==> flow/design.v <==
module clock(clk, reset, ballclk, plateclk, timeclk, refreshclk, dotmatrixclk,goalclk);
input clk;
input reset;
output ballclk, plateclk, timeclk, refreshclk, dotmatrixclk,goalclk;
reg ballclk, plateclk, timeclk, refreshclk, dotmatrixclk,goalclk;
reg [31:0]count1, count2, count3, count4, count5,count6;
always@(posedge clk)
begin
  if(!reset)
  begin
    count1 <= 32'd0; count2 <= 32'd0; count3 <= 32'd0;
    count4 <= 32'd0; count5 <= 32'd0; count6 <= 32'd0;
    timeclk <= 0; ballclk <= 0; plateclk <= 0;
    refreshclk <= 0; dotmatrixclk <= 0; goalclk <= 0;
  end
  else
  begin
   if(count1 == 32'd1000)
   begin
      count1 <= 32'd0;
      timeclk <= 1;
   end
   else
   begin
      count1 <= count1 + 32'd1;
		timeclk <= 0;
	end
	if(count2 == 32'd250)
   begin
      count2 <= 32'd0;
      ballclk <= 1;
   end
   else
   begin
      count2 <= count2 + 32'd1;
		ballclk <= 0;
	end
	if(count3 == 32'd500)
   begin
      count3 <= 32'd0;
      plateclk <= 1;
   end
   else
   begin
      count3 <= count3 + 32'd1;
		plateclk <= 0;
	end
	if(count4 == 32'd25)
   begin
      count4 <= 32'd0;
      refreshclk <= 1;
   end
   else
   begin
      count4 <= count4 + 32'd1;
		refreshclk <= 0;
	end
	if(count5 == 32'd4)
   begin
      count5 <= 32'd0;
      dotmatrixclk <= 1;
   end
   else
   begin
      count5 <= count5 + 32'd1;
		dotmatrixclk <= 0;
	end
	if(count6 == 32'd4000)
   begin
      count6 <= 32'd0;
      goalclk <= 1;
   end
   else
   begin
      count6 <= count6 + 32'd1;
		goalclk <= 0;
	end
  end
end
endmodule 
module plate(reset,clk,en,sw1,sw2,sw3,sw4,nextleftpos,nextrightpos);
input reset,clk,en, sw1, sw2, sw3, sw4;
output [7:0]nextleftpos, nextrightpos;  
reg [7:0]nextleftpos, nextrightpos;
always@(posedge clk)	
begin
	if(!reset)
		nextleftpos <=8'b00111000;
	else if(en)
	begin
		if(sw2)  
		begin
			if(sw1)	 
			begin
				if(nextleftpos == 8'b11100000) 
					nextleftpos <= nextleftpos;
				else 
					nextleftpos <= nextleftpos<<1;	
			end
			else	 
			begin
				if(nextleftpos == 8'b00000111)
					nextleftpos <= nextleftpos;
				else 
					nextleftpos <= nextleftpos>>1;
			end
		end
		else	 
			nextleftpos <= nextleftpos;
	end
end
always@(posedge clk)
begin
	if(!reset)
		nextrightpos<=8'b00111000;
	else if(en)
	begin
		if(sw4)	 
		begin
			if(sw3)	 
			begin	
				if(nextrightpos == 8'b11100000) 
					nextrightpos <= nextrightpos;
				else 
					nextrightpos <= nextrightpos<<1; 
			end
			else	 
			begin
				if(nextrightpos == 8'b00000111)
					nextrightpos <= nextrightpos;
				else 
					nextrightpos <= nextrightpos>>1;
			end
		end
		else	 
		begin
			nextrightpos <= nextrightpos;
		end	
	end
end
endmodule
module sevendisplay	(lscore,rscore,timecount,
							 out1,out2,out3,out4,out5,out6
							 );
input [6:0]lscore,rscore,timecount;  
output  [6:0] out1,out2,out3,out4,out5,out6;  
reg
[3:0]decimal_lscore,digit_lscore,  
decimal_rscore,digit_rscore,  
decimal_timecount,digit_timecount;  
reg
[6:0] out1,out2,out3,out4,out5,out6;
always@(*)	
begin
		decimal_lscore = lscore/10;  
		case(decimal_lscore)
			1:out1=7'b1111001;
			2:out1=7'b0100100;
			3:out1=7'b0110000;
			4:out1=7'b0011001;
			5:out1=7'b0010010;
			6:out1=7'b0000010;
			7:out1=7'b1111000;
			8:out1=7'b0000000;
			9:out1=7'b0010000;
			default:out1=7'b1000000;
		endcase
		digit_lscore = lscore%10;  
		case(digit_lscore)
			1:out2=7'b1111001;
			2:out2=7'b0100100;
			3:out2=7'b0110000;
			4:out2=7'b0011001;
			5:out2=7'b0010010;
			6:out2=7'b0000010;
			7:out2=7'b1111000;
			8:out2=7'b0000000;
			9:out2=7'b0010000;
			default:out2=7'b1000000;
		endcase
end
always@(*)	
begin
		decimal_rscore = rscore/10;
		case(decimal_rscore)
			1:out3=7'b1111001;
			2:out3=7'b0100100;
			3:out3=7'b0110000;
			4:out3=7'b0011001;
			5:out3=7'b0010010;
			6:out3=7'b0000010;
			7:out3=7'b1111000;
			8:out3=7'b0000000;
			9:out3=7'b0010000;
			default:out3=7'b1000000;
		endcase
		digit_rscore = rscore%10;
		case(digit_rscore)
			1:out4=7'b1111001;
			2:out4=7'b0100100;
			3:out4=7'b0110000;
			4:out4=7'b0011001;
			5:out4=7'b0010010;
			6:out4=7'b0000010;
			7:out4=7'b1111000;
			8:out4=7'b0000000;
			9:out4=7'b0010000;
			default:out4=7'b1000000;
		endcase
end
always@(*)	
begin	
		decimal_timecount = timecount/10;
		case(decimal_timecount)
			1:out5=7'b1111001;
			2:out5=7'b0100100;
			3:out5=7'b0110000;
			4:out5=7'b0011001;
			5:out5=7'b0010010;
			6:out5=7'b0000010;
			7:out5=7'b1111000;
			8:out5=7'b0000000;
			9:out5=7'b0010000;
			default:out5=7'b1000000;
		endcase
		digit_timecount = timecount%10;
		case(digit_timecount)
			1:out6=7'b1111001;
			2:out6=7'b0100100;
			3:out6=7'b0110000;
			4:out6=7'b0011001;
			5:out6=7'b0010010;
			6:out6=7'b0000010;
			7:out6=7'b1111000;
			8:out6=7'b0000000;
			9:out6=7'b0010000;
			default:out6=7'b1000000;
		endcase
end
endmodule
module dotmatrix(clk,reset,en,gamestate,dot_row,dot0_col,dot1_col,
                      my_plate,enemy_plate,x,y, 
                      rscore,lscore);
    input clk;
    input reset, en;
    input [1:0]gamestate;
    input [3:0]x;
    input [2:0]y;
    input [7:0]my_plate;
    input [7:0]enemy_plate;
    input [6:0]rscore,lscore;
    output [7:0]dot_row;
    output [7:0]dot0_col,dot1_col;
    reg [7:0]dot_row;
    reg [7:0]dot0_col;
    reg [7:0]dot1_col;
    reg [3:0] step;
	 reg [15:0] dot_col;
    always@(posedge clk)
    if(!reset)
    begin
			step = 4'd0;
			dot_row = 8'b11111111;
			{dot0_col,dot1_col} = 16'd0;
			dot_col = 16'd0;
    end
    else if(en)
    begin
			if (step == 4'd0) 
				step = 4'd15;
			else 
				step = step - 4'd1;
			dot_row = 8'b11111111;
			{dot0_col,dot1_col} = dot_col;
			dot_col = 16'b00000000_00000000;
			case(gamestate)
				0: 
				begin
					dot_col[step] = 1;
					case (step)
						15:dot_row=8'b11111111;
						14:dot_row=8'b00011111;
						13:dot_row=8'b10111111;
						12:dot_row=8'b00011111;
						11:dot_row=8'b11111000;
						10:dot_row=8'b11111010;
						9: dot_row=8'b11111000;
						8: dot_row=8'b00011111;
						7: dot_row=8'b01011111;
						6: dot_row=8'b01011111;
						5: dot_row=8'b11111000;
						4: dot_row=8'b11111101;
						3: dot_row=8'b11111010;
						2: dot_row=8'b01111111;
						1: dot_row=8'b10011111;
						0: dot_row=8'b01111111;
					endcase	
				end
            1: 
            begin
					dot_col[step] = 1;
					case(x)
						1:
						case (step)
							14:dot_row= ~enemy_plate;
							15:dot_row= ~my_plate;
							13:dot_row= ~(8'b00000001<<y);
							12:dot_row=8'b11111111;
							11:dot_row=8'b11111111;
							10:dot_row=8'b11111111;
							9: dot_row=8'b11111111;
							8: dot_row=8'b11111111;
							7: dot_row=8'b11111111;
							6: dot_row=8'b11111111;
							5: dot_row=8'b11111111;
							4: dot_row=8'b11111111;
							3: dot_row=8'b11111111;
							2: dot_row=8'b11111111;
							1: dot_row=8'b11111111;
							0: dot_row=8'b11111111;
						endcase	
						2:
						case (step)
							14:dot_row= ~enemy_plate;
							15:dot_row= ~my_plate;
							13:dot_row=8'b11111111;
							12:dot_row= ~(8'b00000001<<y);
							11:dot_row=8'b11111111;
							10:dot_row=8'b11111111;
							9: dot_row=8'b11111111;
							8: dot_row=8'b11111111;
							7: dot_row=8'b11111111;
							6: dot_row=8'b11111111;
							5: dot_row=8'b11111111;
							4: dot_row=8'b11111111;
							3: dot_row=8'b11111111;
							2: dot_row=8'b11111111;
							1: dot_row=8'b11111111;
							0: dot_row=8'b11111111;
						endcase	
						3:
						case (step)
							14:dot_row= ~enemy_plate;
							15:dot_row= ~my_plate;
							13:dot_row=8'b11111111;
							12:dot_row=8'b11111111; 
							11:dot_row=~(8'b00000001<<y);
							10:dot_row=8'b11111111;
							9: dot_row=8'b11111111;
							8: dot_row=8'b11111111;
							7: dot_row=8'b11111111;
							6: dot_row=8'b11111111;
							5: dot_row=8'b11111111;
							4: dot_row=8'b11111111;
							3: dot_row=8'b11111111;
							2: dot_row=8'b11111111;
							1: dot_row=8'b11111111;
							0: dot_row=8'b11111111;
						endcase
						4:
						case (step)
							14:dot_row= ~enemy_plate;
							15:dot_row= ~my_plate;
							13:dot_row=8'b11111111;
							12:dot_row=8'b11111111; 
							11:dot_row=8'b11111111; 
							10:dot_row=~(8'b00000001<<y);
							9: dot_row=8'b11111111;
							8: dot_row=8'b11111111;
							7: dot_row=8'b11111111;
							6: dot_row=8'b11111111;
							5: dot_row=8'b11111111;
							4: dot_row=8'b11111111;
							3: dot_row=8'b11111111;
							2: dot_row=8'b11111111;
							1: dot_row=8'b11111111;
							0: dot_row=8'b11111111;
						endcase	
						5:
						case (step)
							14:dot_row= ~enemy_plate;
							15:dot_row= ~my_plate;
							13:dot_row=8'b11111111;
							12:dot_row=8'b11111111; 
							11:dot_row=8'b11111111; 
							10:dot_row=8'b11111111;
							9: dot_row=~(8'b00000001<<y);
							8: dot_row=8'b11111111;
							7: dot_row=8'b11111111;
							6: dot_row=8'b11111111;
							5: dot_row=8'b11111111;
							4: dot_row=8'b11111111;
							3: dot_row=8'b11111111;
							2: dot_row=8'b11111111;
							1: dot_row=8'b11111111;
							0: dot_row=8'b11111111;
						endcase	
						6:
						case (step)
							14:dot_row= ~enemy_plate;
							15:dot_row= ~my_plate;
							13:dot_row=8'b11111111;
							12:dot_row=8'b11111111; 
							11:dot_row=8'b11111111; 
							10:dot_row=8'b11111111;
							9: dot_row=8'b11111111;
							8: dot_row=~(8'b00000001<<y);
							7: dot_row=8'b11111111;
							6: dot_row=8'b11111111;
							5: dot_row=8'b11111111;
							4: dot_row=8'b11111111;
							3: dot_row=8'b11111111;
							2: dot_row=8'b11111111;
							1: dot_row=8'b11111111;
							0: dot_row=8'b11111111;	
						endcase	
						7:
						case (step)
							14:dot_row= ~enemy_plate;
							15:dot_row= ~my_plate;
							13:dot_row=8'b11111111;
							12:dot_row=8'b11111111; 
							11:dot_row=8'b11111111; 
							10:dot_row=8'b11111111;
							9: dot_row=8'b11111111;
							8: dot_row=8'b11111111;
							7: dot_row=~(8'b00000001<<y);
							6: dot_row=8'b11111111;
							5: dot_row=8'b11111111;
							4: dot_row=8'b11111111;
							3: dot_row=8'b11111111;
							2: dot_row=8'b11111111;
							1: dot_row=8'b11111111;
							0: dot_row=8'b11111111;
						endcase	
						8:
						case (step)
							14:dot_row= ~enemy_plate;
							15:dot_row= ~my_plate;
							13:dot_row=8'b11111111;
							12:dot_row=8'b11111111; 
							11:dot_row=8'b11111111; 
							10:dot_row=8'b11111111;
							9: dot_row=8'b11111111;
							8: dot_row=8'b11111111;
							7: dot_row=8'b11111111;
							6: dot_row=~(8'b00000001<<y);
							5: dot_row=8'b11111111;
							4: dot_row=8'b11111111;
							3: dot_row=8'b11111111;
							2: dot_row=8'b11111111;
							1: dot_row=8'b11111111;
							0: dot_row=8'b11111111;
						endcase	
						9:
						case (step)
							14:dot_row= ~enemy_plate;
							15:dot_row= ~my_plate;
							13:dot_row=8'b11111111;
							12:dot_row=8'b11111111; 
							11:dot_row=8'b11111111; 
							10:dot_row=8'b11111111;
							9: dot_row=8'b11111111;
							8: dot_row=8'b11111111;
							7: dot_row=8'b11111111;
							6: dot_row=8'b11111111;
							5: dot_row=~(8'b00000001<<y);
							4: dot_row=8'b11111111;
							3: dot_row=8'b11111111;
							2: dot_row=8'b11111111;
							1: dot_row=8'b11111111;
							0: dot_row=8'b11111111;
						endcase	
						10:
						case (step)
							14:dot_row= ~enemy_plate;
							15:dot_row= ~my_plate;
							13:dot_row=8'b11111111;
							12:dot_row=8'b11111111; 
							11:dot_row=8'b11111111; 
							10:dot_row=8'b11111111;
							9: dot_row=8'b11111111;
							8: dot_row=8'b11111111;
							7: dot_row=8'b11111111;
							6: dot_row=8'b11111111;
							5: dot_row=8'b11111111;
							4: dot_row=~(8'b00000001<<y);
							3: dot_row=8'b11111111;
							2: dot_row=8'b11111111;
							1: dot_row=8'b11111111;
							0: dot_row=8'b11111111;
						endcase	
						11:
						case (step)
							14:dot_row= ~enemy_plate;
							15:dot_row= ~my_plate;
							13:dot_row=8'b11111111;
							12:dot_row=8'b11111111; 
							11:dot_row=8'b11111111; 
							10:dot_row=8'b11111111;
							9: dot_row=8'b11111111;
							8: dot_row=8'b11111111;
							7: dot_row=8'b11111111;
							6: dot_row=8'b11111111;
							5: dot_row=8'b11111111;
							4: dot_row=8'b11111111;
							3: dot_row=~(8'b00000001<<y);
							2: dot_row=8'b11111111;
							1: dot_row=8'b11111111;
							0: dot_row=8'b11111111;
						endcase	
						12:
						case (step)
							14:dot_row= ~enemy_plate;
							15:dot_row= ~my_plate;
							13:dot_row=8'b11111111;
							12:dot_row=8'b11111111; 
							11:dot_row=8'b11111111; 
							10:dot_row=8'b11111111;
							9: dot_row=8'b11111111;
							8: dot_row=8'b11111111;
							7: dot_row=8'b11111111;
							6: dot_row=8'b11111111;
							5: dot_row=8'b11111111;
							4: dot_row=8'b11111111;
							3: dot_row=8'b11111111;
							2: dot_row=~(8'b00000001<<y);
							1: dot_row=8'b11111111;
							0: dot_row=8'b11111111;
						endcase	
						13:
						case (step)
							14:dot_row= ~enemy_plate;
							15:dot_row= ~my_plate;
							13:dot_row=8'b11111111;
							12:dot_row=8'b11111111; 
							11:dot_row=8'b11111111; 
							10:dot_row=8'b11111111;
							9: dot_row=8'b11111111;
							8: dot_row=8'b11111111;
							7: dot_row=8'b11111111;
							6: dot_row=8'b11111111;
							5: dot_row=8'b11111111;
							4: dot_row=8'b11111111;
							3: dot_row=8'b11111111;
							2: dot_row=8'b11111111;
							1: dot_row=~(8'b00000001<<y);
							0: dot_row=8'b11111111;
						endcase	
						14:
						case (step)
							14:dot_row= ~enemy_plate;
							15:dot_row= ~my_plate;
							13:dot_row=8'b11111111;
							12:dot_row=8'b11111111; 
							11:dot_row=8'b11111111; 
							10:dot_row=8'b11111111;
							9: dot_row=8'b11111111;
							8: dot_row=8'b11111111;
							7: dot_row=8'b11111111;
							6: dot_row=8'b11111111;
							5: dot_row=8'b11111111;
							4: dot_row=8'b11111111;
							3: dot_row=8'b11111111;
							2: dot_row=8'b11111111;
							1: dot_row=8'b11111111;
							0: dot_row=~(8'b00000001<<y);
						endcase	
					endcase      
            end 
            2:
            begin
               if(rscore == lscore)
					begin
						dot_col[step] = 1;
						case (step)
							15:dot_row=8'b11111111;
							14:dot_row=8'b11111111;
							13:dot_row=8'b10000001;
							12:dot_row=8'b10111110;
							11:dot_row=8'b10111110;
							10:dot_row=8'b11011101;
							9: dot_row=8'b11100011;
							8: dot_row=8'b11111111;
							7: dot_row=8'b11111111;
							6: dot_row=8'b11111111;
							5: dot_row=8'b10000001;
							4: dot_row=8'b10111110;
							3: dot_row=8'b10111110;
							2: dot_row=8'b11011101;
							1: dot_row=8'b11100011;
							0: dot_row=8'b11111111;
						endcase	
					end
               else if(rscore > lscore) 
               begin
						dot_col[step] = 1;
						case (step)
							15:dot_row=8'b11111111;
							14:dot_row=8'b11111111;
							13:dot_row=8'b11111111;
							12:dot_row=8'b11111111;
							11:dot_row=8'b11111111;
							10:dot_row=8'b11111111;
							9: dot_row=8'b11111111;
							8: dot_row=8'b11111111;
							7: dot_row=8'b11111111;
							6: dot_row=8'b10001111;
							5: dot_row=8'b11100011;
							4: dot_row=8'b11111001;
							3: dot_row=8'b11000111;
							2: dot_row=8'b11111001;
							1: dot_row=8'b11100011;
							0: dot_row=8'b10001111;
						endcase	
					end               
               else
					begin
						dot_col[step] = 1;
						case (step)
							15:dot_row=8'b11111111;
							14:dot_row=8'b10001111;
							13:dot_row=8'b11100011;
							12:dot_row=8'b11111001;
							11:dot_row=8'b11000111;
							10:dot_row=8'b11111001;
							9: dot_row=8'b11100011;
							8: dot_row=8'b10001111;
							7: dot_row=8'b11111111;
							6: dot_row=8'b11111111;
							5: dot_row=8'b11111111;
							4: dot_row=8'b11111111;
							3: dot_row=8'b11111111;
							2: dot_row=8'b11111111;
							1: dot_row=8'b11111111;
							0: dot_row=8'b11111111;
						endcase	
					end	
            end
        endcase 
   end      
endmodule 
module Final_Project(reset,sw1,sw2,sw3,sw4,FPGA_clk,dot_row,dot0_col,dot1_col,
							out1, out2, out3, out4, out5, out6);
input FPGA_clk;	 
input reset, sw1, sw2, sw3, sw4; 
output [7:0]dot_row, dot0_col, dot1_col;
output [6:0]out1, out2, out3, out4, out5, out6;
reg [3:0]x;	 
reg move_x;	 
reg [1:0]move_y;	 
reg [2:0]y;	 
reg [1:0]gamestate;	 
reg [6:0]timecount;  
reg [6:0]lscore, rscore;
reg [3:0]x_q;
reg [2:0]y_q;
reg [1:0]gamestate_q;
reg [6:0]lscore_q, rscore_q;
wire [7:0]my_plate, enemy_plate; 
wire ballclk;
wire plateclk;
wire timeclk;
wire refreshclk;	
wire dotmatrixclk;
wire goalclk;
wire [7:0]dot_row, dot0_col, dot1_col;
wire [6:0]out1, out2, out3, out4, out5, out6;
dotmatrix DOT(.clk(FPGA_clk), .reset(reset), .en(dotmatrixclk), .gamestate(gamestate_q), .dot_row(dot_row), 
				  .dot0_col(dot0_col), .dot1_col(dot1_col), .my_plate(my_plate),
				  .rscore(rscore_q), .lscore(lscore_q),
				  .enemy_plate(enemy_plate), .x(x_q), .y(y_q));
plate PLA (.reset(reset), .clk(FPGA_clk), .en(plateclk), .sw1(sw1), .sw2(sw2), .sw3(sw3), .sw4(sw4), 
			  .nextleftpos(my_plate), .nextrightpos(enemy_plate));
sevendisplay SEV(.lscore(lscore), .rscore(rscore), .timecount(timecount),
					  .out1(out1), .out2(out2), .out3(out3), .out4(out4),
					  .out5(out5), .out6(out6));
clock CLK(.clk(FPGA_clk), .reset(reset), .ballclk(ballclk), .plateclk(plateclk),
			 .timeclk(timeclk), .refreshclk(refreshclk), .dotmatrixclk(dotmatrixclk),.goalclk(goalclk));	
	always@(posedge FPGA_clk) 	 
	begin						 
		if(!reset)				 
		begin
			timecount = 7'd5;
			move_x = 1'b1;
			move_y = 2'd2;
			x = 4'd14;
			y = 3'd3;
			lscore = 0;
			rscore = 0;
			gamestate = 2'd0;
		end
		else						 
		begin					 
			if(gamestate == 2'd0)	
			begin
				if(timeclk)
				begin
					if(timecount == 7'd0)
					begin
						timecount = 7'd99; 
						gamestate = 2'd1;
					end
					else
					begin
						if(timeclk)
						begin	
							timecount = timecount - 7'd1;
						end
						else
							timecount = timecount;
					end	
				end
				else
				begin
					timecount = timecount;
				end
			end
			else if(gamestate == 2'd1)	
			begin	
				if(timeclk)
				begin
					if(timecount == 7'd0)
							gamestate = 2'd2;
					else
					begin
							timecount = timecount - 7'd1;
					end
				end
				if(ballclk)
				begin	
					case(move_x)			 
					0:
					begin
						if(x == 4'd14)
						begin
							move_x = 1'd1;
							if((my_plate >> y) == 3'd7) 
							begin
								move_y = 2'd1;
								if(y == 3'd0)
									move_y = 2'd3;	
							end
							else if((my_plate >> y) == 3'd3)
								move_y = 2'd2;
							else if((my_plate >> y) == 3'd1)
							begin
								move_y = 2'd3;
								if(y == 3'd7)
									move_y = 2'd1;
							end
							else
							begin
								lscore = lscore + 7'd1;
								gamestate = 2'd3; 
							end	
						end									
						else
							move_x = 1'd0;
						x = x + 4'd1;
						end
					1:							 
					begin
						if(x == 4'd1)
						begin
							move_x = 1'd0;
							if((enemy_plate >> y) == 3'd7)
							begin
								move_y = 2'd1;
								if(y == 3'd0)
									move_y = 2'd3;	
							end
							else if((enemy_plate >> y) == 3'd3)
								move_y = 2'd2;
							else if((enemy_plate >> y) == 3'd1)
							begin
								move_y = 2'd3;
								if(y == 3'd7)
									move_y = 2'd1;
							end
							else
							begin
								rscore = rscore + 7'd1;
								gamestate = 2'd3; 
							end
						end
						else
							move_x = 1'd1;
						x = x - 4'd1;
					end
					endcase	
					if(move_y == 2'd1)			 
					begin
						if(y == 3'd0)
							move_y = 2'd3;
						else	
							y = y - 3'd1;
					end	
					else if(move_y == 2'd3)
					begin
						if(y == 3'd7)
							move_y = 2'd1;
						else
							y = y + 3'd1;
					end
					else
						y = y;
				end
				else
				begin
					move_x = move_x;
					move_y = move_y;
					x = x;
					y = y;
				end
			end
			else if (gamestate == 2'd2)
			begin
				rscore = rscore;
				lscore = lscore;
				timecount = timecount;
			end
			else 
			begin
				if(goalclk)
				begin
					move_x = 1'b1;
					move_y = 2'd2;
					x = 4'd14;
					y = 3'd3;
					gamestate = 2'd1;
				end
				else
					gamestate = 2'd3;
			end
		end
		x_q <= x;
		y_q <= y;
		gamestate_q <= gamestate;
		lscore_q <= lscore;
		rscore_q <= rscore;
	end
endmodule 
Step by step through the tools: Final_Project:

Each step is given for the RTL above and for the edited RTL.
"unedited" refers to lines of the RTL above, "edited" to lines of the edited file.
"difference" is "edited" less "unedited", of the values as shown.
Library cell names are shortened.
The mark - stands for no value.

* top: Final_Project
* clock: FPGA_clk
* standard-cell library: sky130hd
* timing corner: tt_025C_1v80

Edit of the RTL:

The edit as a unified diff against the file above.
The edit is scripted: it alters the design's behaviour and was not made to optimise anything.

```diff
@@ -641,10 +641,12 @@
    end      
 endmodule 
-module Final_Project(reset,sw1,sw2,sw3,sw4,FPGA_clk,dot_row,dot0_col,dot1_col,
+module Final_Project(reset,sw1,sw2,sw3,sw4_in,FPGA_clk,dot_row,dot0_col,dot1_col,
 							out1, out2, out3, out4, out5, out6);
 input FPGA_clk;	 
-input reset, sw1, sw2, sw3, sw4; 
+input reset, sw1, sw2, sw3, sw4_in; 
 output [7:0]dot_row, dot0_col, dot1_col;
 output [6:0]out1, out2, out3, out4, out5, out6;
+reg sw4;
+always @(posedge FPGA_clk) sw4 <= sw4_in;
 reg [3:0]x;	 
 reg move_x;	 
```

Word-level counts:

Source: Yosys, flattened and elaborated, memories not mapped. Widths are those after wreduce. Registers that Yosys merges into a memory's read port (data or address) are not register bits. Print and check cells do not count.
Memory sizes are those after Yosys's memory passes, which may raise the word count (mostly to a power of two), join words into wider ones and drop unused or constant bits.

Storage and ports
* bits in registers: unedited 258, edited 259, difference +1
* latch bits: unedited 0, edited 0, difference 0
* RAM bits: unedited 0, edited 0, difference 0
* memory bits (read-only): unedited 1072, edited 1072, difference 0
* clocked read ports x word width: unedited 0, edited 0, difference 0
* memories: unedited 10, edited 10, difference 0
* input port bits: unedited 6, edited 6, difference 0
* output and inout bits: unedited 66, edited 66, difference 0

Memory list
* shape (words x width / read and write ports): unedited 16x7 r1 w0; 16x7 r1 w0; 16x7 r1 w0; 16x7 r1 w0; 16x7 r1 w0; 16x7 r1 w0; (+4), edited 16x7 r1 w0; 16x7 r1 w0; 16x7 r1 w0; 16x7 r1 w0; 16x7 r1 w0; 16x7 r1 w0; (+4)

A list marked (+n) leaves out that many cells.

Operators by class
* add/sub/neg operators: unedited 14, edited 14, difference 0
* multipliers: unedited 0, edited 0, difference 0
* divide/modulo/power cells: unedited 6, edited 6, difference 0
* $lt $le $gt $ge: unedited 1, edited 1, difference 0
* eq/ne operators: unedited 71, edited 71, difference 0
* shift-type cells: unedited 4, edited 4, difference 0
* mux-type cells: unedited 110, edited 110, difference 0
* bitwise operators: unedited 6, edited 6, difference 0
* reduce/logical cells: unedited 35, edited 35, difference 0

Operators with widths
* 2-bit 2-to-1 mux: unedited 39, edited 39, difference 0
* 7-bit 2-to-1 mux: unedited 16, edited 16, difference 0
* 4-bit equality test with constant B: unedited 15, edited 15, difference 0
* 8-bit parallel mux with 4-bit select: unedited 14, edited 14, difference 0
* 13-bit OR reduction: unedited 14, edited 14, difference 0
* 2-bit inequality test with constant B: unedited 13, edited 13, difference 0
* 1-bit 2-to-1 mux: unedited 11, edited 11, difference 0
* 4-bit by 3-bit equality test with 1-bit output with constant B: unedited 8, edited 8, difference 0
* 3-bit 2-to-1 mux: unedited 8, edited 8, difference 0
* 8-bit 2-to-1 mux: unedited 8, edited 8, difference 0
* 4-bit 2-to-1 mux: unedited 7, edited 7, difference 0
* 32-bit by 1-bit adder with 32-bit output with constant B: unedited 5, edited 5, difference 0
* 2-bit OR reduction: unedited 5, edited 5, difference 0
* 4-bit by 2-bit equality test with 1-bit output with constant B: unedited 4, edited 4, difference 0
* 8-bit by 3-bit equality test with 1-bit output with constant B: unedited 4, edited 4, difference 0
* 2-bit by 1-bit inequality test with 1-bit output with constant B: unedited 4, edited 4, difference 0
* 7-bit by 4-bit divider with 32-bit output with constant B: unedited 3, edited 3, difference 0
* 7-bit by 4-bit remainder unit with 32-bit output with constant B: unedited 3, edited 3, difference 0
* 1-bit NOT: unedited 3, edited 3, difference 0
* 8-bit NOT: unedited 3, edited 3, difference 0
* 4-bit AND reduction: unedited 3, edited 3, difference 0
* 7-bit by 1-bit adder with 7-bit output with constant B: unedited 2, edited 2, difference 0
* 2-bit by 1-bit equality test with 1-bit output with constant B: unedited 2, edited 2, difference 0
* 2-bit equality test with constant B: unedited 2, edited 2, difference 0
* 4-bit by 1-bit equality test with 1-bit output with constant B: unedited 2, edited 2, difference 0
* 8-bit by 1-bit equality test with 1-bit output with constant B: unedited 2, edited 2, difference 0
* 8-bit by 2-bit equality test with 1-bit output with constant B: unedited 2, edited 2, difference 0
* 8-bit equality test with constant B: unedited 2, edited 2, difference 0

Not every row of either side is listed.

Logic depth:

Yosys ltp: most cells in a row. Word level: on the elaborated netlist, between registers, memories and ports. Mapped: between sequential cells and ports; inverters and the memories' decode and read muxes count.

Depth
* word-level depth: unedited 16, edited 16, difference 0
* ABC_AREA: unedited 0, edited 0
* gate-level depth with buffers: unedited 17, edited 17, difference 0
* mapped depth without buffers: unedited 15, edited 15, difference 0

After synthesis:

Source: synth_stat.txt of the flow (Yosys; design flattened, memories mapped). It holds for the ABC_AREA given above (unset counts as 0); a run with the other value may have another netlist.

Cells by type
* nor2_1: unedited 324, edited 355, difference +31
* a31oi_1: unedited 24, edited 43, difference +19
* a211oi_1: unedited 38, edited 21, difference -17
* nand3_1: unedited 98, edited 109, difference +11
* and2_1: unedited 29, edited 19, difference -10
* a22oi_1: unedited 9, edited 19, difference +10
* inv_1: unedited 65, edited 73, difference +8
* and3_1: unedited 50, edited 42, difference -8
* o211ai_1: unedited 19, edited 11, difference -8
* nand4_1: unedited 46, edited 39, difference -7
* o31ai_1: unedited 11, edited 4, difference -7
* nor3_1: unedited 50, edited 56, difference +6
* nor2b_1: unedited 33, edited 39, difference +6
* o41ai_1: unedited 6, edited 0, difference -6
* a21oi_1: unedited 233, edited 238, difference +5
* o221ai_1: unedited 12, edited 7, difference -5
* a32o_1: unedited 0, edited 5, difference +5
* o21ai_0: unedited 87, edited 91, difference +4

Not every row of either side is listed.

Mapped netlist
* mapped cells: unedited 2398, edited 2449, difference +51
* synthesis area (um^2): unedited 17962.2, edited 18295.0, difference +332.8
* area of sequential cells (um^2): unedited 5265.0, edited 5285.1, difference +20.1
* flip-flop cells: unedited 263, edited 264, difference +1

By module: a second synthesis without flattening, with its own total; a netlist apart from the flattened one above.

Unflattened totals
* cell total of the unflattened synthesis: unedited 2759, edited 2792, difference +33
* area (unflattened synthesis) (um^2): unedited 21229.1, edited 21426.8, difference +197.7

Each row is one instance without its submodules.

By module, unedited
* clock: times used 1, cells 1117, area 9382.7 um^2
* dotmatrix: times used 1, cells 772, area 5286.3 um^2
* Final_Project: times used 1, cells 358, area 2855.2 um^2
* sevendisplay: times used 1, cells 421, area 2810.2 um^2
* plate: times used 1, cells 91, area 894.6 um^2

By module, edited
* clock: times used 1, cells 1117, area 9382.7 um^2
* dotmatrix: times used 1, cells 772, area 5286.3 um^2
* Final_Project: times used 1, cells 391, area 3052.9 um^2
* sevendisplay: times used 1, cells 421, area 2810.2 um^2
* plate: times used 1, cells 91, area 894.6 um^2

Timing after synthesis:

Path of least setup slack by OpenSTA after synthesis, without wires, with an ideal clock, recovery checks aside; 20% of the period is set as input and as output delay. Where synthesis merged equal registers, the netlist keeps one of their names.

Timing post-synthesis
* kind: unedited reg2out, edited reg2out
* start point: unedited register timecount[5], edited register (no name shown)
* end point: unedited output port out6[1], edited output port out4[5]
* clock period (ns): unedited 10.0, edited 10.0, difference 0.0
* external output delay (ns): unedited 2.000, edited 2.000, difference 0.000
* launch time at the first pin (ns): unedited 0.000, edited 0.000, difference 0.000
* arrival (ns): unedited 3.321, edited 3.547, difference +0.226
* setup slack (ns): unedited 4.679, edited 4.453, difference -0.226
* delay of the path (ns): unedited 3.321, edited 3.547, difference +0.226
* stages on the path: unedited 15, edited 17, difference +2
* buffers on the path: unedited 1, edited 2, difference +1
* synthesis period reached (ns): unedited 5.321, edited 5.547, difference +0.226

"delay of the path" is the arrival time less input delay plus setup time.
At an output port there is no setup time.
"stages on the path": output pins that drive a net of the path, with the launching flip-flop's if there is one; two outputs of one cell count as two.
"synthesis period reached" is the clock period less the worst setup slack; recovery checks do not enter. This is arithmetic on one report: input and output delays are still those of the set period (20% each).
The rows between start and end are the longest chain of elaborated cells between them; the timing report does not say that the signal goes this way. Where chains are equally long, one stands for them.
A line is the first line of the expression or statement that the cell stems from. Yosys adds cells for indexed reads and writes and turns some case tables into memories.
A memory read counts as a cell of the chain, while the word-level depth stops at memories.
At most two assigning lines are given for a register; there are more.

On the way, post-synthesis, unedited:
* cell sequence: dfxtp_1 > buf_2 > nor2_1 > inv_2 > ha_1 > nand3b_1 > a22oi_2 > maj3_1 > nand2_1 > o311ai_2 > xnor2_1 > ha_1 > or2_2 > mux2_2 > nor3b_1
* length of the longest elaborated chain: 2
* elaborated cells on any way between the ends: 2

RTL lines, path post-synthesis, unedited
* start, declared: line 654 `reg [6:0]timecount;`
* start, assigned: line 708 `timecount = timecount - 7'd1;`
* start, assigned: line 711 `timecount = timecount;`
* 7-bit by 4-bit remainder unit with 32-bit output: line 226 `digit_timecount = timecount%10;`
* memory read 16 x 7 bit: line 227 `case(digit_timecount)`
* end, declared: line 648 `output [6:0]out1, out2, out3, out4, out5, out6;`

On the way, post-synthesis, edited:
* cell sequence: dfxtp_1 > clkbuf_1 > clkbuf_1 > nor2_1 > inv_1 > ha_1 > nor2b_1 > nand2_1 > o311ai_2 > o21ai_0 > o221a_2 > o21ai_2 > xnor2_1 > inv_1 > ha_1 > or2_2 > a21oi_1
* length of the longest elaborated chain: 2
* elaborated cells on any way between the ends: 2

RTL lines, path post-synthesis, edited
* start, declared: line 657
* start, assigned: line 785
* start, assigned: line 821
* 7-bit by 4-bit remainder unit with 32-bit output: line 197
* memory read 16 x 7 bit: line 198
* end, declared: line 648 `output [6:0]out1, out2, out3, out4, out5, out6;`

Worst path after layout:

Path of least setup slack in the final report of the runs of pair 1 (OpenROAD, finished layout, wires in). Where an end is a register, its clock arrival counts in the times.

Timing post-layout
* kind: unedited reg2out, edited reg2out
* start point: unedited register (no name shown), edited register timecount[4]
* end point: unedited output port out4[6], edited output port out6[5]
* clock period (ns): unedited 10.0, edited 10.0, difference 0.0
* external output delay (ns): unedited 2.00, edited 2.00, difference 0.00
* launch time at the first pin (ns): unedited 0.53, edited 0.54, difference +0.01
* arrival (ns): unedited 5.11, edited 5.20, difference +0.09
* setup slack (ns): unedited 2.89, edited 2.80, difference -0.09
* stages on the path: unedited 17, edited 15, difference -2
* buffers on the path: unedited 1, edited 1, difference 0

The rows between start and end are the longest chain of elaborated cells between them; the timing report does not say that the signal goes this way. Where chains are equally long, one stands for them.
A memory read counts as a cell of the chain, while the word-level depth stops at memories.
At most two assigning lines are given for a register; there are more.

On the way, post-layout, unedited:
* cell sequence: dfxtp_1 > nor2_1 > inv_1 > ha_1 > nand2b_1 > o21ai_1 > o21ai_1 > a21boi_4 > o221ai_1 > a21o_1 > a21o_1 > inv_2 > mux2i_1 > nor2_1 > a211oi_1 > a21oi_1 > clkdlybuf4s50_1
* length of the longest elaborated chain: 2
* elaborated cells on any way between the ends: 2

RTL lines, path post-layout, unedited
* start, declared: line 655
* start, assigned: line 783
* start, assigned: line 819
* 7-bit by 4-bit remainder unit with 32-bit output: line 197
* memory read 16 x 7 bit: line 198
* end, declared: line 648 `output [6:0]out1, out2, out3, out4, out5, out6;`

On the way, post-layout, edited:
* cell sequence: dfxtp_1 > nor2_1 > inv_1 > ha_1 > or2_1 > a221oi_1 > a21oi_1 > a222oi_1 > nand3_1 > xnor2_1 > inv_1 > ha_1 > or2_2 > a21oi_1 > clkdlybuf4s50_1
* length of the longest elaborated chain: 2
* elaborated cells on any way between the ends: 2

RTL lines, path post-layout, edited
* start, declared: line 656 `reg [6:0]timecount;`
* start, assigned: line 710 `timecount = timecount - 7'd1;`
* start, assigned: line 713 `timecount = timecount;`
* 7-bit by 4-bit remainder unit with 32-bit output: line 226 `digit_timecount = timecount%10;`
* memory read 16 x 7 bit: line 227 `case(digit_timecount)`
* end, declared: line 648 `output [6:0]out1, out2, out3, out4, out5, out6;`

Measured runs:

Both versions went through the flow (Yosys, OpenROAD) with the same settings in each pair. Constraints: input delay and output delay 20% of the set period each, output load 0.01 pF.

Flow settings, pair 1:
* CORE_UTILIZATION: 40
* period_ns: 10.0
* CAP_MARGIN: 20
* CORE_MARGIN: 2
* SLEW_MARGIN: 20

Measured results, pair 1
* cell area after synthesis (um^2): unedited 17962.2, edited 18295.0, difference +332.8
* die outline area (um^2): unedited 46617.1, edited 47465.2, difference +848.1
* standard-cell area of the final layout (um^2): unedited 20039.2, edited 20568.5, difference +529.3
* utilization of the finished layout (%): unedited 45.2, edited 45.4, difference +0.2
* lowest setup slack (ns): unedited 2.886, edited 2.801, difference -0.085
* total negative slack (ns): unedited 0.000, edited 0.000, difference 0.000
* smallest hold slack (ns): unedited 0.464, edited 0.454, difference -0.010
* power consumption (mW): unedited 2.416, edited 2.581, difference +0.165
* reached clock period (ns): unedited 7.114, edited 7.199, difference +0.085

Flow settings, pair 2:
* ABC_AREA: 0
* CAP_MARGIN: 35
* CORE_ASPECT_RATIO: 1.88
* CORE_UTILIZATION: 24
* GPL_ROUTABILITY_DRIVEN: 0
* HOLD_SLACK_MARGIN: -0.09
* PLACE_DENSITY_LB_ADDON: 0.26
* SETUP_SLACK_MARGIN: -0.16
* period_ns: 11.0
* CORE_MARGIN: 2
* SLEW_MARGIN: 20

Measured results, pair 2
* cell area after synthesis (um^2): unedited 17962.2, edited 18295.0, difference +332.8
* die outline area (um^2): unedited 77157.3, edited 78565.5, difference +1408.2
* standard-cell area of the final layout (um^2): unedited 20498.4, edited 20860.0, difference +361.6
* utilization of the finished layout (%): unedited 27.6, edited 27.6, difference 0.0
* lowest setup slack (ns): unedited 3.692, edited 3.424, difference -0.268
* total negative slack (ns): unedited 0.000, edited 0.000, difference 0.000
* smallest hold slack (ns): unedited 0.463, edited 0.461, difference -0.002
* power consumption (mW): unedited 2.095, edited 2.152, difference +0.057
* reached clock period (ns): unedited 7.308, edited 7.576, difference +0.268

"reached clock period": clock period set for the run, less the worst setup slack. It is reckoned from that one timing run; input and output delays stay at 20% of the period that was set.
"power consumption" is the tool's figure for a default switching activity; nothing was simulated.
